==> flow/design.v <==
`timescale 1ns / 1ps
module rotr
    #(parameter BW = 64)
    (
        input [BW - 1:0] val,     
        input [5:0] n_1,          
        input [5:0] n_2,          
        output [BW - 1:0] out
    );
    assign out = ((val >> n_1) | (val << (BW - n_1))) ^ ((val >> n_2) | (val << (BW - n_2)));
endmodule
`timescale 1ns / 1ps
module round_counter (
    input clk,               
    input load,              
    input inc,               
    output reg [3:0] dout,   
    output reg done          
);
    always @(posedge clk) begin
        if (load) begin
            dout <= 0;        
            done <= 0;
        end
        else if (inc && !done) begin
            dout <= dout + 1;        
            if (dout == 4'd11)       
                done <= 1;
        end
    end
endmodule
`timescale 1ns / 1ps
module ascon_p_serial_multiround     
     #(parameter BW = 64) (
         input clk,
         input rstn,
         input en,                        
         input en_inc,                    
         input [2:0] slice_idx,           
         input [BW-1:0] slice_in,         
         output reg [BW-1:0] slice_out,   
         output done                      
     );
    reg [BW-1:0] state [0:4];
    wire [3:0] round;
    wire [BW*5 - 1:0] next_state_w;
    always @(posedge clk or negedge rstn) begin
        if (!rstn) begin
            state[0] <= 0; state[1] <= 0; state[2] <= 0;
            state[3] <= 0; state[4] <= 0;
        end else if (en) begin
            state[slice_idx] <= slice_in;
        end 
        else if (en_inc && !done) begin
            {state[0], state[1], state[2], state[3], state[4]} <= next_state_w;
        end
    end
    wire [BW-1:0] s_rc0, s_rc1, s_rc2, s_rc3, s_rc4;
    wire [BW-1:0] s_p1_0, s_p1_1, s_p1_2, s_p1_3, s_p1_4;
    wire [BW-1:0] t0, t1, t2, t3, t4;
    wire [BW-1:0] s_p2_0, s_p2_1, s_p2_2, s_p2_3, s_p2_4;
    wire [BW-1:0] s_sub_0, s_sub_1, s_sub_2, s_sub_3, s_sub_4;
    wire [BW-1:0] s_q0, s_q1, s_q2, s_q3, s_q4;
    wire [BW-1:0] s_ld_0, s_ld_1, s_ld_2, s_ld_3, s_ld_4;
    assign s_rc0 = state[0];
    assign s_rc1 = state[1];
    assign s_rc2 = state[2] ^ {{56'd0}, (8'd240 - 8'd15 * round)};  
    assign s_rc3 = state[3];
    assign s_rc4 = state[4];
    assign s_p1_0 = s_rc0 ^ s_rc4;
    assign s_p1_4 = s_rc4 ^ s_rc3;
    assign s_p1_2 = s_rc2 ^ s_rc1;
    assign s_p1_1 = s_rc1;
    assign s_p1_3 = s_rc3;
    assign t0 = (~s_p1_0) & s_p1_1;
    assign t1 = (~s_p1_1) & s_p1_2;
    assign t2 = (~s_p1_2) & s_p1_3;
    assign t3 = (~s_p1_3) & s_p1_4;
    assign t4 = (~s_p1_4) & s_p1_0;
    assign s_p2_0 = s_p1_0 ^ t1;
    assign s_p2_1 = s_p1_1 ^ t2;
    assign s_p2_2 = s_p1_2 ^ t3;
    assign s_p2_3 = s_p1_3 ^ t4;
    assign s_p2_4 = s_p1_4 ^ t0;
    assign s_sub_1 = s_p2_1 ^ s_p2_0;
    assign s_sub_0 = s_p2_0 ^ s_p2_4;
    assign s_sub_3 = s_p2_3 ^ s_p2_2;
    assign s_sub_2 = s_p2_2 ^ {BW{1'b1}};
    assign s_sub_4 = s_p2_4;
    assign s_ld_0 = s_sub_0 ^ s_q0;
    assign s_ld_1 = s_sub_1 ^ s_q1;
    assign s_ld_2 = s_sub_2 ^ s_q2;
    assign s_ld_3 = s_sub_3 ^ s_q3;
    assign s_ld_4 = s_sub_4 ^ s_q4;
    assign next_state_w = {s_ld_0, s_ld_1, s_ld_2, s_ld_3, s_ld_4};
    reg [BW-1:0] tmp_out;
    always @(*) begin
        case (slice_idx)
            3'd0: tmp_out = state[0];
            3'd1: tmp_out = state[1];
            3'd2: tmp_out = state[2];
            3'd3: tmp_out = state[3];
            3'd4: tmp_out = state[4];
            default: tmp_out = 0;
        endcase
    end
    always @(posedge clk or negedge rstn) begin
        if (!rstn)
            slice_out <= 'd0;
        else 
            slice_out <= tmp_out;
    end
    round_counter round_ctr (
        .clk(clk),
        .load(!rstn || en),    
        .inc(en_inc),
        .dout(round),
        .done(done)
    );
    rotr ROT0(.val(s_sub_0), .n_1(19), .n_2(28), .out(s_q0));
    rotr ROT1(.val(s_sub_1), .n_1(61), .n_2(39), .out(s_q1));
    rotr ROT2(.val(s_sub_2), .n_1(1),  .n_2(6),  .out(s_q2));
    rotr ROT3(.val(s_sub_3), .n_1(10), .n_2(17), .out(s_q3));
    rotr ROT4(.val(s_sub_4), .n_1(7),  .n_2(41), .out(s_q4));
endmodule
**Step by step through the tools: ascon_p_serial_multiround**

The steps from the RTL of ascon_p_serial_multiround to its reports follow in flow order.
Lines are those of the file above, counted from 1.
Operators: Yosys type, input widths -> output width; for muxes data width and select width s.
Cell names lack the library's common part.
The mark - stands for no value.

- Top: ascon_p_serial_multiround
- Clock: clk
- Cell library: sky130hd
- Corner: tt_025C_1v80

**Word level**

Counts by Yosys on the flattened word-level netlist (proc, flatten, opt, wreduce). Print and check cells are left out. Cells with the same type and inputs are merged into one.

- Cells after elaboration: 92
- Input bits: 71
- Output and inout port bits: 65
- Register bits: 389

- $add $sub $neg: 2
- Bitwise operators: 43
- Muxes and demuxes: 16
- Reductions and logical operators: 12
- Eq/ne operators: 10
- Multiply operators: 1

Operator list:

| cell | count |
|---|---|
| $xor 64x64->64 | 21 |
| $mux 64 | 15 |
| $not 64->64 | 6 |
| $and 64x64->64 | 5 |
| $pmux 64 s5 | 1 |
| $or 23x64->64 | 1 |
| $or 25x64->64 | 1 |
| $or 3x64->64 | 1 |
| $or 36x64->64 | 1 |
| $or 45x64->64 | 1 |
| $or 47x64->64 | 1 |
| $or 54x64->64 | 1 |
| $or 57x64->64 | 1 |
| $or 58x64->64 | 1 |
| $or 63x64->64 | 1 |
| $xor 64x8->64 | 1 |
| $mul 4x4->8 const A | 1 |
| $reduce_and 2->1 | 6 |
| $ne 2x1->1 const B | 5 |
| $sub 8x8->8 const A | 1 |
| $eq 3x2->1 const B | 2 |
| $add 4x1->4 const B | 1 |
| $eq 4x4->1 const B | 1 |
| $eq 3x1->1 const B | 1 |
| $eq 3x3->1 const B | 1 |
| $logic_not 3->1 | 1 |
| $logic_not 1->1 | 2 |
| $reduce_bool 2->1 | 1 |

Other operator kinds: 2; their cells: 2.

**Longest topological paths**

Yosys ltp: most cells in a row. Word level: on the elaborated netlist, between registers, memories and ports. Mapped: between sequential cells and ports; inverters and the memories' decode and read muxes count.

- Depth after elaboration: 13
- ABC_AREA: 0
- Mapped depth: 18
- Mapped depth without buffers: 18

**Mapped cells and area**

The flow's flattened synthesis, as Yosys stat reports it; memories are mapped. The netlist is that of the ABC_AREA named above (0 if unset); the other value can give another one.

- Sequential part of the area: 0.0097093 sq mm
- Buffer cells: 173
- Synthesis area: 0.0326275 sq mm
- Cells in the netlist: 3699
- Mapped flip-flops: 389

Cell types:

| cell type | count | total area (sq um) |
|---|---|---|
| dfrtp_1 | 384 | 9.61E+03 |
| xnor2_1 | 856 | 7497.19 |
| xor2_1 | 301 | 2.64E+03 |
| ha_1 | 144 | 1.8E+03 |
| o21ai_0 | 293 | 1.47E+03 |
| nand2_1 | 378 | 1.42E+03 |
| o211ai_1 | 164 | 1.23E+03 |
| mux2i_1 | 103 | 1.03E+03 |
| o21a_1 | 128 | 960.922 |
| a21oi_1 | 134 | 670.643 |
| nor2_1 | 176 | 660.634 |
| inv_1 | 157 | 589.315 |
| nand2b_1 | 84 | 525.504 |
| a22oi_1 | 63 | 472.954 |
| clkbuf_1 | 121 | 454.186 |
| o22ai_1 | 64 | 400.384 |
| a31oi_1 | 24 | 150.144 |
| buf_2 | 27 | 135.13 |

Not listed: further types 27, cells in them 98.
The figures by module come from a second, unflattened synthesis with its own total; it is not the netlist above.

- Cell total of the unflattened synthesis: 14934
- Area (unflattened synthesis): 0.1278251 sq mm

Each row is one instance without its submodules.

Modules:

| module | area (sq mm) | cells | times used |
|---|---|---|---|
| rotr | 0.0198065 | 2371 | 5 |
| ascon_p_serial_multiround | 0.0285762 | 3058 | 1 |
| round_counter | 0.0002165 | 21 | 1 |

**Worst setup path after synthesis**

Source: OpenSTA report_checks on the synthesized netlist (no wires, ideal clock, input and output delay 20% of the period each), path of least setup slack; recovery checks are left aside. Register names are those of the netlist, which keeps one name where synthesis merged equal registers.

- Path type: flip-flop to flip-flop
- Start: reg round_ctr.dout[2]
- End: reg state[3][53]
- Library setup time: 133 ps
- Buffers on the path: 0
- Driving pins on the path: 18
- Data arrival time: 4034 ps
- Clock period: 4200 ps
- Path delay: 4167 ps
- Launch time at the first pin: 0 ps
- Path slack: 33 ps
- Synthesis period reached: 4167 ps

"path delay" = arrival - input delay + setup time.
"driving pins on the path": output pins that drive a net of the path, with the launching flip-flop's if there is one; two outputs of one cell count as two.
"synthesis period reached" is the clock period less the worst setup slack; recovery checks do not enter. This is arithmetic on one report: input and output delays are still those of the set period (20% each).
The rows between start and end are the longest chain of elaborated cells between them; the timing report does not say that the signal goes this way. Where chains are equally long, one stands for them.
A line is the first line of the expression or statement that the cell stems from. Yosys adds cells for indexed reads and writes and turns some case tables into memories.

- Cell sequence: dfxtp_1 -> inv_1 -> fa_1 -> fa_1 -> inv_1 -> ha_1 -> inv_1 -> ha_1 -> a21o_1 -> a21oi_1 -> xnor2_1 -> ha_1 -> xnor2_1 -> xnor2_1 -> xor2_1 -> xnor2_1 -> o21ai_0 -> o21ai_0
- Cells in the longest elaborated chain: 11
- Elaborated cells between the ends (all ways): 11
- Source lines of those cells: 8
- Those cells by class: add/sub (1); mul (1); mux (2); logic (7)

Ends and longest elaborated chain, after synthesis:

| element | RTL line | text |
|---|---|---|
| from (decl) | 17 | `output reg [3:0] dout,` |
| from (assign) | 22 | `dout <= 0;` |
| from (assign) | 26 | `dout <= dout + 1;` |
| $mul 4x4->8 | 67 | `assign s_rc2 = state[2] ^ {{56'd0}, (8'd240 - 8'd15 * round)};` |
| $sub 8x8->8 | 67 |  |
| $xor 64x8->64 | 67 |  |
| $xor 64x64->64 | 72 | `assign s_p1_2 = s_rc2 ^ s_rc1;` |
| $xor 64x64->64 | 82 | `assign s_p2_2 = s_p1_2 ^ t3;` |
| $xor 64x64->64 | 87 | `assign s_sub_3 = s_p2_3 ^ s_p2_2;` |
| $or 47x64->64 | 10 | `assign out = ((val >> n_1) \| (val << (BW - n_1))) ^ ((val >> n_2) \| (val << (BW - n_2)));` |
| $xor 64x64->64 | 10 |  |
| $xor 64x64->64 | 93 | `assign s_ld_3 = s_sub_3 ^ s_q3;` |
| $mux 64 | 54 | `else if (en_inc && !done) begin` |
| $mux 64 | 51 | `end else if (en) begin` |
| to (assign) | 50 | `state[3] <= 0; state[4] <= 0;` |
| to (assign) | 52 | `state[slice_idx] <= slice_in;` |
| to (decl) | 44 | `reg [BW-1:0] state [0:4];` |

**Path in the finished layout**

From the final timing report of run A: the path of least setup slack in the routed layout; clock arrival at registers is part of the times.
The report prints the path's times to 10 ps; the period is as set.

- Path type: flip-flop to flip-flop
- Start: reg round_ctr.dout[1]
- End: reg state[3][51]
- Clock period: 4490 ps
- Library setup time: 130 ps
- Buffers on the path: 1
- Path slack: 640 ps
- Data arrival time: 4340 ps
- Driving pins on the path: 18
- Launch time at the first pin: 630 ps

The rows between start and end are the longest chain of elaborated cells between them; the timing report does not say that the signal goes this way. Where chains are equally long, one stands for them.

- Cell sequence: dfxtp_4 -> inv_6 -> fa_1 -> inv_2 -> ha_4 -> inv_2 -> ha_4 -> fa_2 -> xnor2_1 -> xnor2_1 -> ha_1 -> xor2_2 -> xor2_2 -> buf_4 -> xor2_1 -> xnor2_1 -> o21ai_0 -> o21ai_0
- Cells in the longest elaborated chain: 11
- Elaborated cells between the ends (all ways): 11
- Source lines of those cells: 8
- Those cells by class: add/sub (1); mul (1); mux (2); logic (7)

Ends and longest elaborated chain, post-layout:

| element | RTL line | text |
|---|---|---|
| from (decl) | 17 | `output reg [3:0] dout,` |
| from (assign) | 22 | `dout <= 0;` |
| from (assign) | 26 | `dout <= dout + 1;` |
| $mul 4x4->8 | 67 | `assign s_rc2 = state[2] ^ {{56'd0}, (8'd240 - 8'd15 * round)};` |
| $sub 8x8->8 | 67 |  |
| $xor 64x8->64 | 67 |  |
| $xor 64x64->64 | 72 | `assign s_p1_2 = s_rc2 ^ s_rc1;` |
| $xor 64x64->64 | 82 | `assign s_p2_2 = s_p1_2 ^ t3;` |
| $xor 64x64->64 | 87 | `assign s_sub_3 = s_p2_3 ^ s_p2_2;` |
| $or 47x64->64 | 10 | `assign out = ((val >> n_1) \| (val << (BW - n_1))) ^ ((val >> n_2) \| (val << (BW - n_2)));` |
| $xor 64x64->64 | 10 |  |
| $xor 64x64->64 | 93 | `assign s_ld_3 = s_sub_3 ^ s_q3;` |
| $mux 64 | 54 | `else if (en_inc && !done) begin` |
| $mux 64 | 51 | `end else if (en) begin` |
| to (assign) | 50 | `state[3] <= 0; state[4] <= 0;` |
| to (assign) | 52 | `state[slice_idx] <= slice_in;` |
| to (decl) | 44 | `reg [BW-1:0] state [0:4];` |

Subject: ascon_p_serial_multiround on sky130hd, stored results

Hello all,

Module ascon_p_serial_multiround, platform sky130hd: 4 stored runs of the flow (Yosys, OpenROAD) with differing settings, in no particular order. Input and output delays are each 20% of the period that was set; the output load is 0.01 pF.
By "clock period achieved" is meant the clock period of the run minus its worst setup slack. This is arithmetic on one report: input and output delays are still those of the set period (20% each).
"time on the worst setup path": the worst setup path's part of the clock period (all of it between registers, 20% less for each end at a port) less its slack. A launch clock that arrives late makes it longer, a capture clock that arrives late makes it shorter.
"time on the worst setup path" is known to 10 ps.

### Run A

==> flow/run.sh <==
#!/bin/bash
# the make line also repeats the synthesis and layout settings of config.mk as NAME=value (left out here)
make -C /OpenROAD-flow-scripts/flow DESIGN_CONFIG=/design/flow/config.mk WORK_HOME=/design/flow/orfs CLKGATE_MAP_FILE= finish
==> flow/config.mk <==
export PLATFORM = sky130hd
export DESIGN_NAME = ascon_p_serial_multiround
export DESIGN_NICKNAME = ascon_p_serial_multiround
export VERILOG_FILES = /design/flow/design.v
export SDC_FILE = /design/flow/constraint.sdc
export NUM_CORES = 4
export LEC_CHECK = 0
export ABC_AREA = 0
export CAP_MARGIN = 10
export CELL_PAD_IN_SITES_DETAIL_PLACEMENT = 0
export CELL_PAD_IN_SITES_GLOBAL_PLACEMENT = 3
export CORE_ASPECT_RATIO = 1.6
export CORE_MARGIN = 10
export CORE_UTILIZATION = 29
export CTS_CLUSTER_DIAMETER = 226
export CTS_CLUSTER_SIZE = 22
export GPL_ROUTABILITY_DRIVEN = 0
export GPL_TIMING_DRIVEN = 1
export HOLD_SLACK_MARGIN = -0.04
export MAX_ROUTING_LAYER = met4
export PLACE_DENSITY = 0.74
export SETUP_SLACK_MARGIN = 0.9
export SLEW_MARGIN = 30
export TNS_END_PERCENT = 5
==> flow/constraint.sdc <==
create_clock -name core_clock -period 4.49 [get_ports {clk}]
set_input_delay 0.8980 -clock core_clock [delete_from_list [all_inputs] [get_ports {clk}]]
set_output_delay 0.8980 -clock core_clock [all_outputs]
set_load 0.01 [all_outputs]

Results of run A:
- Chip area in the Yosys report: 0.0326275 sq mm
- Overall die area: 0.126698 sq mm
- Std-cell area (final layout): 0.0381015 sq mm
- Post-route utilization: 34.1 %
- Smallest setup slack: 642 ps
- Sum of negative setup slack: 0 ps
- Clock period achieved: 3848 ps
- Time on the worst setup path: 3850 ps
- Critical path kind: flip-flop to flip-flop

### Run B

==> flow/run.sh <==
#!/bin/bash
# the make line also repeats the synthesis and layout settings of config.mk as NAME=value (left out here)
make -C /OpenROAD-flow-scripts/flow DESIGN_CONFIG=/design/flow/config.mk WORK_HOME=/design/flow/orfs CLKGATE_MAP_FILE= finish
==> flow/config.mk <==
export PLATFORM = sky130hd
export DESIGN_NAME = ascon_p_serial_multiround
export DESIGN_NICKNAME = ascon_p_serial_multiround
export VERILOG_FILES = /design/flow/design.v
export SDC_FILE = /design/flow/constraint.sdc
export NUM_CORES = 4
export LEC_CHECK = 0
export ABC_AREA = 1
export CAP_MARGIN = 20
export CELL_PAD_IN_SITES_DETAIL_PLACEMENT = 0
export CELL_PAD_IN_SITES_GLOBAL_PLACEMENT = 2
export CORE_MARGIN = 5
export CORE_UTILIZATION = 35
export CTS_CLUSTER_SIZE = 49
export GPL_ROUTABILITY_DRIVEN = 0
export GPL_TIMING_DRIVEN = 1
export HOLD_SLACK_MARGIN = 0.2
export PLACE_DENSITY_LB_ADDON = 0.27
export SETUP_SLACK_MARGIN = 0.5
export SLEW_MARGIN = 5
export TNS_END_PERCENT = 95
==> flow/constraint.sdc <==
create_clock -name core_clock -period 3.61 [get_ports {clk}]
set_input_delay 0.7220 -clock core_clock [delete_from_list [all_inputs] [get_ports {clk}]]
set_output_delay 0.7220 -clock core_clock [all_outputs]
set_load 0.01 [all_outputs]

Results of run B:
- Chip area in the Yosys report: 0.0360058 sq mm
- Overall die area: 0.109389 sq mm
- Std-cell area (final layout): 0.0441874 sq mm
- Post-route utilization: 43.3 %
- Smallest setup slack: -230 ps
- Sum of negative setup slack: -3150 ps
- Clock period achieved: 3840 ps
- Time on the worst setup path: 3840 ps
- Critical path kind: flip-flop to flip-flop

### Run C

==> flow/run.sh <==
#!/bin/bash
# the make line also repeats the synthesis and layout settings of config.mk as NAME=value (left out here)
make -C /OpenROAD-flow-scripts/flow DESIGN_CONFIG=/design/flow/config.mk WORK_HOME=/design/flow/orfs CLKGATE_MAP_FILE= finish
==> flow/config.mk <==
export PLATFORM = sky130hd
export DESIGN_NAME = ascon_p_serial_multiround
export DESIGN_NICKNAME = ascon_p_serial_multiround
export VERILOG_FILES = /design/flow/design.v
export SDC_FILE = /design/flow/constraint.sdc
export NUM_CORES = 4
export LEC_CHECK = 0
export ABC_AREA = 1
export CAP_MARGIN = 10
export CELL_PAD_IN_SITES_DETAIL_PLACEMENT = 1
export CELL_PAD_IN_SITES_GLOBAL_PLACEMENT = 3
export CORE_ASPECT_RATIO = 1.6
export CORE_MARGIN = 10
export CORE_UTILIZATION = 29
export CTS_CLUSTER_DIAMETER = 226
export CTS_CLUSTER_SIZE = 22
export GPL_ROUTABILITY_DRIVEN = 0
export GPL_TIMING_DRIVEN = 1
export HOLD_SLACK_MARGIN = -0.04
export MAX_ROUTING_LAYER = met4
export MIN_ROUTING_LAYER = met2
export PLACE_DENSITY = 0.74
export SETUP_SLACK_MARGIN = 1.33
export SLEW_MARGIN = 30
export TNS_END_PERCENT = 5
==> flow/constraint.sdc <==
create_clock -name core_clock -period 4.49 [get_ports {clk}]
set_input_delay 0.8980 -clock core_clock [delete_from_list [all_inputs] [get_ports {clk}]]
set_output_delay 0.8980 -clock core_clock [all_outputs]
set_load 0.01 [all_outputs]

Results of run C:
- Chip area in the Yosys report: 0.0360058 sq mm
- Overall die area: 0.139043 sq mm
- Std-cell area (final layout): 0.0420028 sq mm
- Post-route utilization: 34.0 %
- Smallest setup slack: 592 ps
- Sum of negative setup slack: 0 ps
- Clock period achieved: 3898 ps
- Time on the worst setup path: 3900 ps
- Critical path kind: flip-flop to flip-flop

### Run D

==> flow/run.sh <==
#!/bin/bash
# the make line also repeats the synthesis and layout settings of config.mk as NAME=value (left out here)
make -C /OpenROAD-flow-scripts/flow DESIGN_CONFIG=/design/flow/config.mk WORK_HOME=/design/flow/orfs CLKGATE_MAP_FILE= finish
==> flow/config.mk <==
export PLATFORM = sky130hd
export DESIGN_NAME = ascon_p_serial_multiround
export DESIGN_NICKNAME = ascon_p_serial_multiround
export VERILOG_FILES = /design/flow/design.v
export SDC_FILE = /design/flow/constraint.sdc
export NUM_CORES = 4
export LEC_CHECK = 0
export ABC_AREA = 1
export CAP_MARGIN = 20
export CORE_MARGIN = 2
export CORE_UTILIZATION = 40
export CTS_CLUSTER_SIZE = 61
export SLEW_MARGIN = 20
==> flow/constraint.sdc <==
create_clock -name core_clock -period 4.2 [get_ports {clk}]
set_input_delay 0.8400 -clock core_clock [delete_from_list [all_inputs] [get_ports {clk}]]
set_output_delay 0.8400 -clock core_clock [all_outputs]
set_load 0.01 [all_outputs]

Results of run D:
- Chip area in the Yosys report: 0.0360058 sq mm
- Overall die area: 0.0924312 sq mm
- Std-cell area (final layout): 0.0416387 sq mm
- Post-route utilization: 46.5 %
- Smallest setup slack: 177 ps
- Sum of negative setup slack: 0 ps
- Clock period achieved: 4023 ps
- Time on the worst setup path: 4020 ps
- Critical path kind: flip-flop to flip-flop

Thanks
